==> flow/design.v <==
module ula(clock,rst,a,b,r,op,sb,sa,enable,sinA, sinB);
	input [7:0]a;
	input [7:0]b;
	input op;
	input clock;
	input rst;
	output reg [8:0]r;
	output sa, sb;
	input sinA;
	input sinB;
	reg saa;
	reg sbb;
	reg sinal;
	input enable;
	reg [6:0]aa;
	reg [6:0]bb;
	reg [7:0]rr;
	reg [7:0]rr_n;
	reg sinal_n;
	always @(*) begin
		saa = sinA;
		sbb = sinB;
		aa = a[6:0];
		bb = b[6:0];
		rr_n = rr;
		sinal_n = sinal;
		case(op)
			0: begin
				if(saa == 0 && sbb == 0)begin
					rr_n = aa + bb;
					sinal_n = 0;
				end
				if(saa == 1 && sbb == 0)begin
					if(aa > bb)begin
						rr_n = aa - bb;
						sinal_n = saa;
					end
					else begin
						rr_n = bb - aa;
						sinal_n = sbb;
					end
				end
				if(saa == 0 && sbb == 1)begin
					if(aa > bb)begin
						rr_n = aa - bb;
						sinal_n = saa;
					end
					else begin
						rr_n = bb - aa;
						sinal_n = sbb;
					end
				end
				if(saa == 1 && sbb == 1)begin
					rr_n = aa + bb;
					sinal_n = 1;
				end
			end	
			1: begin
			sbb = ~sbb;
			if(saa == 0 && sbb == 0)begin
					rr_n = aa + bb;
					sinal_n = 0;
				end
				if(saa == 1 && sbb == 0)begin
					if(aa > bb)begin
						rr_n = aa - bb;
						sinal_n = saa;
					end
					else begin
						rr_n = bb - aa;
						sinal_n = sbb;
					end
				end
				if(saa == 0 && sbb == 1)begin
					if(aa > bb)begin
						rr_n = aa - bb;
						sinal_n = saa;
					end
					else begin
						rr_n = bb - aa;
						sinal_n = sbb;
					end
				end
				if(saa == 1 && sbb == 1)begin
					rr_n = aa + bb;
					sinal_n = 1;
				end
			end	
		endcase
	end
	always @(posedge clock) begin
		if (rst) begin
			rr <= 0;
			sinal <= 0;
		end
		else begin
			rr <= rr_n;
			sinal <= sinal_n;
		end
	end
	always @(posedge clock) begin
		if (rst) begin
			r <= 0;
		end
		else if (rr==0) begin
			r[8] <= 1;
			r[7:0] <= rr;
		end
		else begin
			r[8] <= ~sinal;
			r[7:0] <= rr;
		end
	end
	assign sa = saa;
	assign sb = sbb;
endmodule
module bcdout(saida,saida1,saida2,in,enable);
	input [8:0] in;
	output reg [6:0]saida;
	output reg [6:0]saida1;
	output reg [6:0]saida2;
	input enable;
	reg sinal;
	reg [7:0]uni;
	reg [7:0]dez;
	reg [7:0]dezz;
	reg [7:0]cen;
	reg [6:0] su, sd, sc;
	reg [7:0] aux;
	always @(*) begin
		sinal = 0;
		aux = 0;
		uni = 0;
		dezz = 0;
		dez = 0;
		cen = 0;
		if (enable) begin
			sinal = in[8];
			aux[7:0] = in[7:0];
			uni = aux%10;
			dezz = aux%100;
			dez = dezz/10;
			cen = aux/100;
			case(uni)
				8'b00000000: 
					saida = 7'b0000001;
	            8'b00000001: 
					saida = 7'b1001111;
	            8'b00000010: 
					saida = 7'b0010010;
	            8'b00000011: 
					saida = 7'b0000110;
	            8'b00000100: 
					saida = 7'b1001100;
	            8'b00000101: 
					saida = 7'b0100100;
	            8'b00000110: 
					saida = 7'b0100000;
	            8'b00000111: 
					saida = 7'b0001111;
	            8'b00001000: 
					saida = 7'b0000000;
	            8'b00001001: 
					saida = 7'b0000100;
				default:
					saida = 7'b1111110;
        endcase
        		case(dez)
				8'b00000000: 
					saida1 = 7'b0000001;
	            8'b00000001: 
					saida1 = 7'b1001111;
	            8'b00000010: 
					saida1 = 7'b0010010;
	            8'b00000011: 
					saida1 = 7'b0000110;
	            8'b00000100: 
					saida1 = 7'b1001100;
	            8'b00000101: 
					saida1 = 7'b0100100;
	            8'b00000110: 
					saida1 = 7'b0100000;
	            8'b00000111: 
					saida1 = 7'b0001111;
	            8'b00001000: 
					saida1 = 7'b0000000;
	            8'b00001001: 
					saida1 = 7'b0000100;
				default:
					saida1 = 7'b1111110;
        endcase
        case(cen)
				8'b00000000: 
					saida2 = 7'b0000001;
	            8'b00000001: 
					saida2 = 7'b1001111;
				8'b00000010: 
					saida2 = 7'b0010010;
				default:
					saida2 = 7'b1111110;
        endcase
		end
		else begin
				saida = 7'b1111111;
				saida1 = 7'b1111111;
				saida2 = 7'b1111111;
			end	
	end
endmodule
module Remoto(clk,rst,entrada,comando,su,sd,suB,sdB,saida_1,saida1_1,saida2_1,soma_result_1,sinal_A,sinal_B);
parameter inicia            = 2'b00;   
parameter inicia_1          = 2'b01;    
parameter leitura           = 2'b10; 
parameter zera_B    = 3'b010;
parameter zera_tudo = 3'b011;
parameter soma      = 3'b100;
parameter sub       = 3'b101;
parameter muda_sinal= 3'b110;
parameter  DESLIGADO = 0;
parameter  ESPERA = 1;
parameter limite_um      =  4095; 
parameter lid_zero      =  3594;  
parameter  RECEBE_A_DEZ = 2;
parameter  RECEBE_A_UNI = 3;
parameter  MUDA_SINAL_A = 4;
parameter  RECEBE_A_DEZ_B = 5;
parameter  RECEBE_A_UNI_B = 6;
parameter  MUDA_SINAL_B = 7;
parameter  ZERA_TUDO = 8;	
parameter lid_um  			=  3281;  
parameter tempo_zero      =  648;
parameter tempo_bit  =  312;
input         clk;      
input         rst;
input         entrada;    
output reg [7:0] comando;
output reg[6:0] su;
output reg[6:0] sd;
output reg[6:0] suB;
output reg[6:0] sdB; 
wire [8:0] soma_result;
output reg [8:0] soma_result_1;
reg [4:0] estado_m;
reg [7:0] vetorA;
reg [7:0] vetorA_aux;
reg [7:0] vetorA_2;
reg [7:0] vetorA_1;
reg [7:0] vetorB;
reg [7:0] vetorB_aux;
reg [7:0] vetorB_1;
reg [7:0] vetorB_2;
reg on;
output reg sinal_A;
output reg sinal_B;
reg    [11:0] contado_inicial;            
reg           contado_inicial_flag;      
reg [26:0]delay;
reg [2:0]op;
wire [6:0] saida;
wire [6:0] saida1;
wire [6:0] saida2;
output [6:0] saida_1;
output [6:0] saida1_1;
output [6:0] saida2_1;
reg    [11:0] contador_inicial;           
reg           contador_inicial_flag;    
reg    [11:0] contagem;           
reg           contagem_flag;     
reg     [5:0] bitcount;              
reg     [1:0] estado;             
reg    [31:0] dados_control;        
reg nova_mensagem;
reg    [8:0] sr;
reg   [26:0] dl;        
assign saida_1 = saida;
assign saida1_1 = saida1;
assign saida2_1 = saida2;
ula G1(.clock(clk),.rst(rst),.a(vetorA),.b(vetorB),.r(soma_result),.op(op), .enable(on), .sinA(sinal_A),.sinB(sinal_B));
bcdout G2(.saida(saida),.saida1(saida1),.saida2(saida2),.in(soma_result_1),.enable(on));
always @(posedge clk )
if (rst)
			 contado_inicial <= 0;
else if ((estado == inicia) && !entrada)
			 contado_inicial <= contado_inicial + 1'b1;
		else                           
			 contado_inicial <= 0;	              		 	
always @(posedge clk)	
if (rst)
			 contador_inicial <= 0;
else if ((estado == inicia_1) && entrada)
			 contador_inicial <= contador_inicial + 1'b1;
		else  
			 contador_inicial <= 0;	            		 	
always @(posedge clk )
if (rst)
			 contagem <= 0;
else if ((estado == leitura) && entrada)
			 contagem <= contagem + 1'b1;
		else
			 contagem <= 1'b0;        
always @(posedge clk)
if (rst)
	     bitcount <= 6'b0;
else if (estado == leitura)
		begin
			if (contagem == tempo_bit)
					bitcount <= bitcount + 1'b1; 
		end   
	  else
	     bitcount <= 6'b0;
always @(posedge clk) 
		if (rst)
			estado <= inicia;
		else
			case (estado)
 			    inicia  : if (contado_inicial > lid_zero)  
			  	              estado <= inicia_1; 
			    inicia_1: if (contador_inicial > lid_um)
			  	              estado <= leitura;
			    leitura : if ((contagem >= limite_um) || (bitcount >= 33))
			  					      estado <= inicia;
	        default  : estado <= inicia; 
			 endcase
always @(posedge clk)
	  if (rst)
			 dados_control <= 0;
	  else if (estado == leitura)
		begin
			 if (contagem >= tempo_zero) 
			    dados_control[bitcount-1'b1] <= 1'b1;  
		end
		else
			 dados_control <= 0;
always @(posedge clk)
	  if (rst) begin
			comando <= 0;
			nova_mensagem <= 1'b0;
	  end
	  else if (bitcount == 32) begin
			 if (dados_control[31:24] == ~dados_control[23:16])
			 begin		
				comando[7:0] <= dados_control[23:16]; 
			 	nova_mensagem <= 1'b1;
			 end
			 else
				  nova_mensagem <= 1'b0 ;
		end
		else begin
			nova_mensagem <= 1'b0 ;
		end
always @(posedge clk) begin
	sr = soma_result_1;
	dl = delay;
	if (rst) begin
		estado_m <= DESLIGADO;
		on <= 0;
		op <= 1;
		vetorA <= 8'b11111111;
		vetorB <= 8'b11111111;
		sinal_A <= 0;
		sinal_B <= 0;
		soma_result_1 <= 0;
		delay <= 0;
	end
	else begin
	if(sr==0)begin
		sr=9'b000000000;
	end
	else if(!on && sr[8]==0) begin
		sr[8]=1'b1;
	end
	case(estado_m)
		DESLIGADO: begin
				if(comando == 8'b00010010 && nova_mensagem)begin
					estado_m <= ESPERA;
					on <= 1;
					vetorA<=0;
					vetorB<=0;
					op<=0;
					if(soma_result==0)begin
						sr=9'b000000000;
					end
				end
			end
		ESPERA:begin
				if(comando == 8'b00010010 && nova_mensagem)begin 
					vetorA<=8'b11111111;
					vetorB<=8'b11111111;
					sr = 9'b100000000;
					estado_m <= DESLIGADO;
					on<=0;
				end
				else if(comando == 8'b00001111)begin  
					estado_m <=  RECEBE_A_DEZ;
					vetorA<=0;
					sinal_A<=0;
					sr = 9'b100000000;
				end
				else if(comando == 8'b00010000)begin  
					estado_m <=  ZERA_TUDO;
					vetorA<=0;
					vetorB<=0;
					sinal_A<=0;
					sinal_B<=0;
					sr = 9'b100000000;
				end
				else if(comando == 8'b00010011)begin 
					estado_m <= RECEBE_A_DEZ_B;
					vetorB<=0;
					sinal_B<=0;
					sr = 9'b100000000;
				end
				else if(comando == 8'b00011010)begin 
					op<=0;
					if(soma_result==0)begin
						sr=9'b000000000;
					end
					else begin
						sr = soma_result;
					end
				end
				else if(comando == 8'b00011110)begin 
					op<=1;
					if(soma_result==0)begin
						sr=9'b000000000;
					end
					else begin
					sr = soma_result;
					end
				end
			end
		ZERA_TUDO:begin
				estado_m <= RECEBE_A_DEZ;
				sr = 9'b100000000;
		end
		RECEBE_A_DEZ_B:begin
				if(comando >= 0 && comando < 10)begin
					vetorB <=comando;
					sinal_B <=0;
					estado_m <= RECEBE_A_UNI_B;
					dl = 0;
				end
			end	
		RECEBE_A_DEZ:begin
				if(comando >= 0 && comando < 10)begin
					vetorA <= comando;
					sinal_A <=0;
					estado_m <= RECEBE_A_UNI;
					dl = 0;
				end
			end	
		RECEBE_A_UNI:begin
			dl = dl + 1'b1;
				if((dl > 78125 && (comando >= 0 && comando < 10)) && nova_mensagem)begin
					vetorA<=vetorA * 10 + comando;
					estado_m <= MUDA_SINAL_A;
					dl = 0;
				end
				else if((dl > 78125 && comando > 9) && nova_mensagem)begin
					estado_m <= MUDA_SINAL_A;
					dl = 0;
				end
			end
		RECEBE_A_UNI_B:begin
			dl = dl + 1'b1;
				if((dl > 78125 && (comando >= 0 && comando < 10)) && nova_mensagem)begin
					vetorB<=vetorB * 10 + comando;
					estado_m <= MUDA_SINAL_B;
					dl = 0;
				end
				else if((dl > 78125 && comando > 9) && nova_mensagem)begin
					estado_m <= MUDA_SINAL_B;
					dl = 0;
				end
			end
		MUDA_SINAL_A:begin
			if(comando == 8'b00001100)begin
				sinal_A<=~sinal_A;
				estado_m <=ESPERA;
			end
			else if(comando > 9 && comando != 8'b00001100)begin
				estado_m <=ESPERA;
			end
		end
		MUDA_SINAL_B:begin
			if(comando == 8'b00001100 )begin
				sinal_B<=~sinal_B;
				estado_m <=ESPERA;
			end
			else if(comando > 9 && comando != 8'b00001100)begin
				estado_m <=ESPERA;
			end
		end
	endcase	
	soma_result_1 <= sr;
	delay <= dl;
	end
end
always @(*) begin
		vetorA_1 = 0;
		vetorA_2 = 0;
		su = 7'b1111111;
		sd = 7'b1111111;
		if(vetorA > 200) begin
			su = 7'b1111111;
			sd = 7'b1111111;
		end
		else begin
			vetorA_1 = vetorA%10;
			vetorA_2 = vetorA/10;
			case(vetorA_1)
				0: 
					su = 7'b0000001;
	            1: 
					su = 7'b1001111;
	            2: 
					su = 7'b0010010;
	            3: 
					su = 7'b0000110;
	            4: 
					su = 7'b1001100;
	            5: 
					su = 7'b0100100;
	            6: 
					su = 7'b0100000;
	            7: 
					su = 7'b0001111;
	            8: 
					su = 7'b0000000;
	            9: 
					su = 7'b0000100;
        endcase
	        case(vetorA_2)
		        	0: 
		        		sd = 7'b0000001;
			        1: 
			        	sd = 7'b1001111;
			        2: 
			        	sd = 7'b0010010;
			        3: 
			        	sd = 7'b0000110;
			        4: 
			        	sd = 7'b1001100;
			        5: 
			        	sd = 7'b0100100;
			        6: 
			        	sd = 7'b0100000;
			        7: 
			        	sd = 7'b0001111;
			        8: 
			        	sd = 7'b0000000;
			        9: 
			        	sd = 7'b0000100;
			endcase
		end	
	end
	always @(*) begin
		vetorB_1 = 0;
		vetorB_2 = 0;
		suB = 7'b1111111;
		sdB = 7'b1111111;
		if(vetorB > 200) begin
			suB = 7'b1111111;
			sdB = 7'b1111111;
		end
		else begin
			vetorB_1 = vetorB%10;
			vetorB_2 = vetorB/10;
			case(vetorB_1)
					0: 
						suB = 7'b0000001;
		            1: 
						suB = 7'b1001111;
		            2: 
						suB = 7'b0010010;
		            3: 
						suB = 7'b0000110;
		            4: 
						suB = 7'b1001100;
		            5: 
						suB = 7'b0100100;
		            6: 
						suB = 7'b0100000;
		            7: 
						suB = 7'b0001111;
		            8: 
						suB = 7'b0000000;
		            9: 
						suB = 7'b0000100;
	        endcase
	        case(vetorB_2)
		        	0: 
		        		sdB = 7'b0000001;
			        1: 
			        	sdB = 7'b1001111;
			        2: 
			        	sdB = 7'b0010010;
			        3: 
			        	sdB = 7'b0000110;
			        4: 
			        	sdB = 7'b1001100;
			        5: 
			        	sdB = 7'b0100100;
			        6: 
			        	sdB = 7'b0100000;
			        7: 
			        	sdB = 7'b0001111;
			        8: 
			        	sdB = 7'b0000000;
			        9: 
			        	sdB = 7'b0000100;
			endcase
		end
	end	
endmodule
## Step by step through the tools: Remoto

Each step is given for the RTL above and for the edited RTL.
"before" refers to lines of the RTL above, "after" to lines of the edited file.
"difference": "after" minus "before" as printed here. "rel. change": 100 x difference / "before".
Operators carry their Yosys type and port widths (W data, S select, Z words).
The mark n/a stands for no value.

- Top: Remoto
- Clock input: clk
- Cell library: sky130hd
- Library corner: tt_025C_1v80

## Edit of the RTL

The edit as a unified diff against the file above.
The edit is scripted, without regard to the design's behaviour, which it may alter; it was not made to optimise anything.

```diff
@@ -139,5 +139,5 @@
 			aux[7:0] = in[7:0];
 			uni = aux%10;
-			dezz = aux%100;
+			dezz = aux&100;
 			dez = dezz/10;
 			cen = aux/100;
```

## After elaboration

Counts by Yosys on the flattened word-level netlist (proc, flatten, opt, wreduce; memories kept). Register bits leave out memories and registers merged into their read ports (data or address). Print and check cells are left out.
Yosys's memory passes give these memory sizes; they may raise the number of words (mostly to a power of two), join words into wider ones and drop unused or constant bits.

Cells by class:

| element | before | after | difference | rel. change (%) |
|---|---|---|---|---|
| add/sub/neg operators | 12 | 12 | 0 | 0.00 |
| multipliers | 2 | 2 | 0 | 0.00 |
| div/mod/pow operators | 8 | 7 | -1 | -12.50 |
| $lt $le $gt $ge | 12 | 12 | 0 | 0.00 |
| equality and inequality tests | 51 | 51 | 0 | 0.00 |
| shift-type cells | 1 | 1 | 0 | 0.00 |
| mux-type cells | 108 | 108 | 0 | 0.00 |
| bitwise logic cells | 14 | 14 | 0 | 0.00 |
| reduce/logical cells | 56 | 56 | 0 | 0.00 |

Operator list:

| kind | before | after | difference | rel. change (%) |
|---|---|---|---|---|
| $div A8 B4 Y32 const B | 3 | 2 | -1 | -33.33 |
| $mod A8 B7 Y32 const B | 1 | 0 | -1 | -100.00 |
| $div A7 B4 Y32 const B | 0 | 1 | +1 | n/a |

Operator kinds equal on both sides are left out: 83.

Bit counts:

| element | before | after | difference | rel. change (%) |
|---|---|---|---|---|
| register bits | 164 | 164 | 0 | 0.00 |
| bits in read-only memories | 672 | 672 | 0 | 0.00 |
| memories kept | 6 | 6 | 0 | 0.00 |
| bits of input ports | 3 | 3 | 0 | 0.00 |
| output and inout bits | 68 | 68 | 0 | 0.00 |
| cells after elaboration | 291 | 290 | -1 | -0.34 |

Memory list:

| element | before | after |
|---|---|---|
| words x width with read and write ports | 16 x 7 bit 1R0W; 16 x 7 bit 1R0W; 16 x 7 bit 1R0W; 16 x 7 bit 1R0W; 16 x 7 bit 1R0W; 16 x 7 bit 1R0W | 16 x 7 bit 1R0W; 16 x 7 bit 1R0W; 16 x 7 bit 1R0W; 16 x 7 bit 1R0W; 16 x 7 bit 1R0W; 16 x 7 bit 1R0W |

## Logic depth

Yosys ltp: most cells in a row. Word level: on the elaborated netlist, between registers, memories and ports. Mapped: between sequential cells and ports; inverters and the memories' decode and read muxes count.

Logic depth:

| element | before | after | difference | rel. change (%) |
|---|---|---|---|---|
| depth in word-level cells | 11 | 11 | 0 | 0.00 |
| ABC_AREA | 0 | 0 | n/a | n/a |
| mapped depth | 28 | 23 | -5 | -17.86 |
| mapped depth without buffers | 26 | 21 | -5 | -19.23 |

## Mapped cells and area

Yosys stat after the flow's synthesis: flattened, memories mapped to cells. It holds for the ABC_AREA given above (unset counts as 0); a run with the other value may have another netlist.

Cells by type:

| cell type | before | after | difference | rel. change (%) |
|---|---|---|---|---|
| sky130_fd_sc_hd__nor2_1 | 204 | 234 | +30 | +14.71 |
| sky130_fd_sc_hd__nand2_1 | 154 | 135 | -19 | -12.34 |
| sky130_fd_sc_hd__mux2i_1 | 29 | 46 | +17 | +58.62 |
| sky130_fd_sc_hd__nor3_1 | 52 | 37 | -15 | -28.85 |
| sky130_fd_sc_hd__nand2b_1 | 12 | 25 | +13 | +108.33 |
| sky130_fd_sc_hd__o211ai_1 | 20 | 11 | -9 | -45.00 |
| sky130_fd_sc_hd__o31ai_1 | 32 | 24 | -8 | -25.00 |
| sky130_fd_sc_hd__o21ai_0 | 125 | 132 | +7 | +5.60 |
| sky130_fd_sc_hd__or2_2 | 7 | 14 | +7 | +100.00 |
| sky130_fd_sc_hd__and3_1 | 27 | 21 | -6 | -22.22 |
| sky130_fd_sc_hd__a21o_1 | 25 | 31 | +6 | +24.00 |
| sky130_fd_sc_hd__buf_2 | 19 | 25 | +6 | +31.58 |
| sky130_fd_sc_hd__nand3b_1 | 3 | 9 | +6 | +200.00 |
| sky130_fd_sc_hd__a31oi_1 | 24 | 19 | -5 | -20.83 |
| sky130_fd_sc_hd__maj3_1 | 5 | 0 | -5 | -100.00 |
| sky130_fd_sc_hd__maj3_2 | 5 | 0 | -5 | -100.00 |
| sky130_fd_sc_hd__nor3b_1 | 5 | 10 | +5 | +100.00 |
| sky130_fd_sc_hd__and4_1 | 4 | 9 | +5 | +125.00 |

Cell types equal on both sides are left out: 18.
Not every row of either side is listed.

Synthesis totals:

| element | before | after | difference | rel. change (%) |
|---|---|---|---|---|
| standard cells after synthesis | 1786 | 1800 | +14 | +0.78 |
| synthesis area (um2) | 13534.2 | 13603.0 | +68.8 | +0.51 |
| sequential part of the area (um2) | 3062.9 | 3062.9 | 0.0 | 0.00 |
| flip-flop cells | 153 | 153 | 0 | 0.00 |
| buffer cells | 87 | 92 | +5 | +5.75 |

By module: a second synthesis without flattening, with its own total; a netlist apart from the flattened one above.

Second synthesis, totals:

| element | before | after | difference | rel. change (%) |
|---|---|---|---|---|
| cells (unflattened synthesis) | 2001 | 1859 | -142 | -7.10 |
| area total of the unflattened synthesis (um2) | 15224.6 | 14278.7 | -945.9 | -6.21 |

Each row is one instance without its submodules.

Modules, before:

| module | instances | cells | area (um2) |
|---|---|---|---|
| Remoto | 1 | 1362 | 10690.3 |
| bcdout | 1 | 442 | 2909.0 |
| ula | 1 | 197 | 1625.3 |

Modules, after:

| module | instances | cells | area (um2) |
|---|---|---|---|
| Remoto | 1 | 1362 | 10690.3 |
| bcdout | 1 | 300 | 1963.1 |
| ula | 1 | 197 | 1625.3 |

## Path before layout

OpenSTA on the mapped netlist: ideal clock, no wires. The path of least setup slack (recovery checks aside). Input and output delay are each 20% of the period. Register names are those of the netlist, which keeps one name where synthesis merged equal registers.

Timing post-synthesis:

| element | before | after | difference | rel. change (%) |
|---|---|---|---|---|
| kind | flip-flop to output port | flip-flop to output port | n/a | n/a |
| from | reg soma_result_1[4] | reg soma_result_1[6] | n/a | n/a |
| to | out saida1_1[5] | out saida_1[0] | n/a | n/a |
| period (ns) | 14.0 | 14.0 | 0.0 | 0.00 |
| launch time at the first pin (ns) | 0.000 | 0.000 | 0.000 | n/a |
| arrival time (ns) | 5.686 | 5.028 | -0.658 | -11.57 |
| data required time (ns) | 11.200 | 11.200 | 0.000 | 0.00 |
| slack (ns) | 5.514 | 6.172 | +0.658 | n/a |
| delay of the path (ns) | 5.686 | 5.028 | -0.658 | -11.57 |
| driving pins on the path | 27 | 21 | -6 | -22.22 |
| synthesis period reached (ns) | 8.486 | 7.828 | -0.658 | -7.75 |

"delay of the path" = arrival - input delay + setup time.
A path that ends at an output port has no setup time.
"driving pins on the path" counts driving pins, that of a launching flip-flop among them; a cell with two outputs on the path counts twice.
"synthesis period reached" is the clock period less the worst setup slack; recovery checks do not enter. This is arithmetic on one report: input and output delays are still those of the set period (20% each).
Between the ends stands the longest chain of elaborated cells between them, by number of cells; it is not shown to be the way that was timed. Of several equally long chains one is given.
A line is the first line of the expression or statement that the cell stems from. Yosys adds cells for indexed reads and writes and turns some case tables into memories.
A memory read counts as a cell of the chain, while the word-level depth stops at memories.

On the way, post-synthesis, before:
- Cell sequence: sky130_fd_sc_hd__dfxtp_1 sky130_fd_sc_hd__buf_4 sky130_fd_sc_hd__inv_1 sky130_fd_sc_hd__ha_1 sky130_fd_sc_hd__or2_1 sky130_fd_sc_hd__a21oi_2 sky130_fd_sc_hd__inv_1 sky130_fd_sc_hd__ha_1 sky130_fd_sc_hd__o31ai_1 sky130_fd_sc_hd__nor4_1 sky130_fd_sc_hd__nor2_1 sky130_fd_sc_hd__ha_1 sky130_fd_sc_hd__or3_1 sky130_fd_sc_hd__ha_1 sky130_fd_sc_hd__o21ai_0 sky130_fd_sc_hd__o211ai_1 sky130_fd_sc_hd__a211o_1 sky130_fd_sc_hd__buf_2 sky130_fd_sc_hd__maj3_2 sky130_fd_sc_hd__mux2_2 sky130_fd_sc_hd__a221o_1 sky130_fd_sc_hd__o21ai_2 sky130_fd_sc_hd__inv_1 sky130_fd_sc_hd__ha_1 sky130_fd_sc_hd__inv_1 sky130_fd_sc_hd__a21boi_0 sky130_fd_sc_hd__o21ai_0
- Length of the longest elaborated chain: 5
- Elaborated cells between the ends (all ways): 6
- Source lines of those cells: 4
- Those cells by class: 2 x div; 2 x mux; 1 x reduce/logical; 1 x memory

Ends and longest elaborated chain, post-synthesis, before:

| element | line | RTL |
|---|---|---|
| start: declaration | 242 | `output reg [8:0] soma_result_1;` |
| start: assignment | 362 | `soma_result_1 <= 0;` |
| start: assignment | 495 | `soma_result_1 <= sr;` |
| $mod A8 B7 Y32 | 141 | `dezz = aux%100;` |
| $div A8 B4 Y32 | 142 | `dez = dezz/10;` |
| $mem_v2 Z16 W7 | 168 | `case(dez)` |
| $mux W7 | 168 |  |
| $mux W7 | 137 | `if (enable) begin` |
| end: declaration | 263 | `output [6:0] saida1_1;` |

On the way, post-synthesis, after:
- Cell sequence: sky130_fd_sc_hd__dfxtp_1 sky130_fd_sc_hd__buf_2 sky130_fd_sc_hd__inv_1 sky130_fd_sc_hd__ha_1 sky130_fd_sc_hd__clkbuf_1 sky130_fd_sc_hd__or2_2 sky130_fd_sc_hd__ha_1 sky130_fd_sc_hd__o21bai_1 sky130_fd_sc_hd__a222oi_1 sky130_fd_sc_hd__buf_2 sky130_fd_sc_hd__nor2_1 sky130_fd_sc_hd__a221o_1 sky130_fd_sc_hd__a21oi_2 sky130_fd_sc_hd__a2111o_1 sky130_fd_sc_hd__mux2i_1 sky130_fd_sc_hd__and4_1 sky130_fd_sc_hd__buf_2 sky130_fd_sc_hd__xnor2_1 sky130_fd_sc_hd__ha_1 sky130_fd_sc_hd__a21oi_1 sky130_fd_sc_hd__o41ai_1
- Length of the longest elaborated chain: 4
- Elaborated cells between the ends (all ways): 5
- Source lines of those cells: 3
- Those cells by class: 1 x div; 2 x mux; 1 x reduce/logical; 1 x memory

Ends and longest elaborated chain, post-synthesis, after:

| element | line | RTL |
|---|---|---|
| start: declaration | 242 | `output reg [8:0] soma_result_1;` |
| start: assignment | 362 | `soma_result_1 <= 0;` |
| start: assignment | 495 | `soma_result_1 <= sr;` |
| $mod A8 B4 Y32 | 140 | `uni = aux%10;` |
| $mem_v2 Z16 W7 | 144 | `case(uni)` |
| $mux W7 | 144 |  |
| $mux W7 | 137 | `if (enable) begin` |
| end: declaration | 262 | `output [6:0] saida_1;` |

## Timing after layout

From the final timing report of the runs of set A: the path of least setup slack in the routed layout; clock arrival at registers is part of the times.

Timing post-layout:

| element | before | after | difference | rel. change (%) |
|---|---|---|---|---|
| kind | flip-flop to output port | flip-flop to output port | n/a | n/a |
| from | reg soma_result_1[4] | reg soma_result_1[6] | n/a | n/a |
| to | out saida1_1[5] | out saida_1[4] | n/a | n/a |
| period (ns) | 11.0 | 11.0 | 0.0 | 0.00 |
| launch time at the first pin (ns) | 0.41 | 0.41 | 0.00 | 0.00 |
| arrival time (ns) | 8.07 | 7.11 | -0.96 | -11.90 |
| data required time (ns) | 8.80 | 8.80 | 0.00 | 0.00 |
| slack (ns) | 0.73 | 1.69 | +0.96 | n/a |
| driving pins on the path | 26 | 21 | -5 | -19.23 |

Between the ends stands the longest chain of elaborated cells between them, by number of cells; it is not shown to be the way that was timed. Of several equally long chains one is given.
A memory read counts as a cell of the chain, while the word-level depth stops at memories.

On the way, post-layout, before:
- Cell sequence: sky130_fd_sc_hd__dfxtp_1 sky130_fd_sc_hd__inv_1 sky130_fd_sc_hd__ha_1 sky130_fd_sc_hd__or2_1 sky130_fd_sc_hd__a21oi_2 sky130_fd_sc_hd__inv_1 sky130_fd_sc_hd__ha_1 sky130_fd_sc_hd__o31ai_1 sky130_fd_sc_hd__nor4_1 sky130_fd_sc_hd__nor2_1 sky130_fd_sc_hd__ha_1 sky130_fd_sc_hd__or3_1 sky130_fd_sc_hd__ha_1 sky130_fd_sc_hd__o21ai_0 sky130_fd_sc_hd__o211ai_1 sky130_fd_sc_hd__nor2_1 sky130_fd_sc_hd__o22a_1 sky130_fd_sc_hd__mux2_2 sky130_fd_sc_hd__a221o_1 sky130_fd_sc_hd__o21ai_2 sky130_fd_sc_hd__inv_1 sky130_fd_sc_hd__ha_1 sky130_fd_sc_hd__inv_1 sky130_fd_sc_hd__a21boi_0 sky130_fd_sc_hd__o21ai_0 sky130_fd_sc_hd__clkdlybuf4s50_1
- Length of the longest elaborated chain: 5
- Elaborated cells between the ends (all ways): 6
- Source lines of those cells: 4
- Those cells by class: 2 x div; 2 x mux; 1 x reduce/logical; 1 x memory

Ends and longest elaborated chain, post-layout, before:

| element | line | RTL |
|---|---|---|
| start: declaration | 242 | `output reg [8:0] soma_result_1;` |
| start: assignment | 362 | `soma_result_1 <= 0;` |
| start: assignment | 495 | `soma_result_1 <= sr;` |
| $mod A8 B7 Y32 | 141 | `dezz = aux%100;` |
| $div A8 B4 Y32 | 142 | `dez = dezz/10;` |
| $mem_v2 Z16 W7 | 168 | `case(dez)` |
| $mux W7 | 168 |  |
| $mux W7 | 137 | `if (enable) begin` |
| end: declaration | 263 | `output [6:0] saida1_1;` |

On the way, post-layout, after:
- Cell sequence: sky130_fd_sc_hd__dfxtp_1 sky130_fd_sc_hd__inv_1 sky130_fd_sc_hd__ha_1 sky130_fd_sc_hd__or2_2 sky130_fd_sc_hd__ha_1 sky130_fd_sc_hd__o21bai_1 sky130_fd_sc_hd__a222oi_1 sky130_fd_sc_hd__buf_2 sky130_fd_sc_hd__nand2_1 sky130_fd_sc_hd__o21ai_0 sky130_fd_sc_hd__a221oi_1 sky130_fd_sc_hd__a2111o_1 sky130_fd_sc_hd__mux2i_1 sky130_fd_sc_hd__and4_1 sky130_fd_sc_hd__xnor2_1 sky130_fd_sc_hd__ha_1 sky130_fd_sc_hd__nand2_1 sky130_fd_sc_hd__o41ai_1 sky130_fd_sc_hd__nand2_1 sky130_fd_sc_hd__o2111ai_1 sky130_fd_sc_hd__clkdlybuf4s50_1
- Length of the longest elaborated chain: 4
- Elaborated cells between the ends (all ways): 5
- Source lines of those cells: 3
- Those cells by class: 1 x div; 2 x mux; 1 x reduce/logical; 1 x memory

Ends and longest elaborated chain, post-layout, after:

| element | line | RTL |
|---|---|---|
| start: declaration | 242 | `output reg [8:0] soma_result_1;` |
| start: assignment | 362 | `soma_result_1 <= 0;` |
| start: assignment | 495 | `soma_result_1 <= sr;` |
| $mod A8 B4 Y32 | 140 | `uni = aux%10;` |
| $mem_v2 Z16 W7 | 144 | `case(uni)` |
| $mux W7 | 144 |  |
| $mux W7 | 137 | `if (enable) begin` |
| end: declaration | 262 | `output [6:0] saida_1;` |

## Flow runs

Runs of the flow (Yosys, OpenROAD) on both versions; the two runs of a pair have the same settings. The constraints put input and output delay at 20% of the set period each and load the outputs with 0.01 pF.

Flow settings, set A:
- CORE_UTILIZATION: 40
- period_ns: 11.0
- CAP_MARGIN: 20
- CORE_MARGIN: 2
- SLEW_MARGIN: 20

Results, set A:

| element | before | after | difference | rel. change (%) |
|---|---|---|---|---|
| chip area in the Yosys report (um2) | 13534.2 | 13603.0 | +68.8 | +0.51 |
| die size (um2) | 35323.3 | 35498.3 | +175.0 | +0.50 |
| standard-cell area of the final layout (um2) | 15053.2 | 15134.5 | +81.3 | +0.54 |
| lowest setup slack (ns) | 0.732 | 1.695 | +0.963 | n/a |
| sum of negative setup slack (ns) | 0.000 | 0.000 | 0.000 | n/a |
| final worst hold slack (ns) | 0.434 | 0.443 | +0.009 | n/a |
| power (mW) | 1.111 | 1.153 | +0.042 | +3.78 |
| achieved period (ns) | 10.268 | 9.305 | -0.963 | -9.38 |

Flow settings, set B:
- ABC_AREA: 1
- CORE_MARGIN: 9
- CORE_UTILIZATION: 59
- GPL_ROUTABILITY_DRIVEN: 1
- MAX_ROUTING_LAYER: met5
- PLACE_DENSITY_LB_ADDON: 0.19
- period_ns: 15.1
- CAP_MARGIN: 20
- SLEW_MARGIN: 20

Results, set B:

| element | before | after | difference | rel. change (%) |
|---|---|---|---|---|
| chip area in the Yosys report (um2) | 13800.7 | 13227.7 | -573.0 | -4.15 |
| die size (um2) | 29220.5 | 28133.4 | -1087.1 | -3.72 |
| standard-cell area of the final layout (um2) | 15331.0 | 14813.0 | -518.0 | -3.38 |
| lowest setup slack (ns) | 5.875 | 6.678 | +0.803 | n/a |
| sum of negative setup slack (ns) | 0.000 | 0.000 | 0.000 | n/a |
| final worst hold slack (ns) | 0.449 | 0.449 | 0.000 | n/a |
| power (mW) | 0.8416 | 0.8857 | +0.0441 | +5.24 |
| achieved period (ns) | 9.225 | 8.422 | -0.803 | -8.70 |

"achieved period" = clock period - worst setup slack. The figure is calculated, with input and output delays left at 20% of the set period.
"power": no workload was simulated; the value follows from the tool's default switching activity.
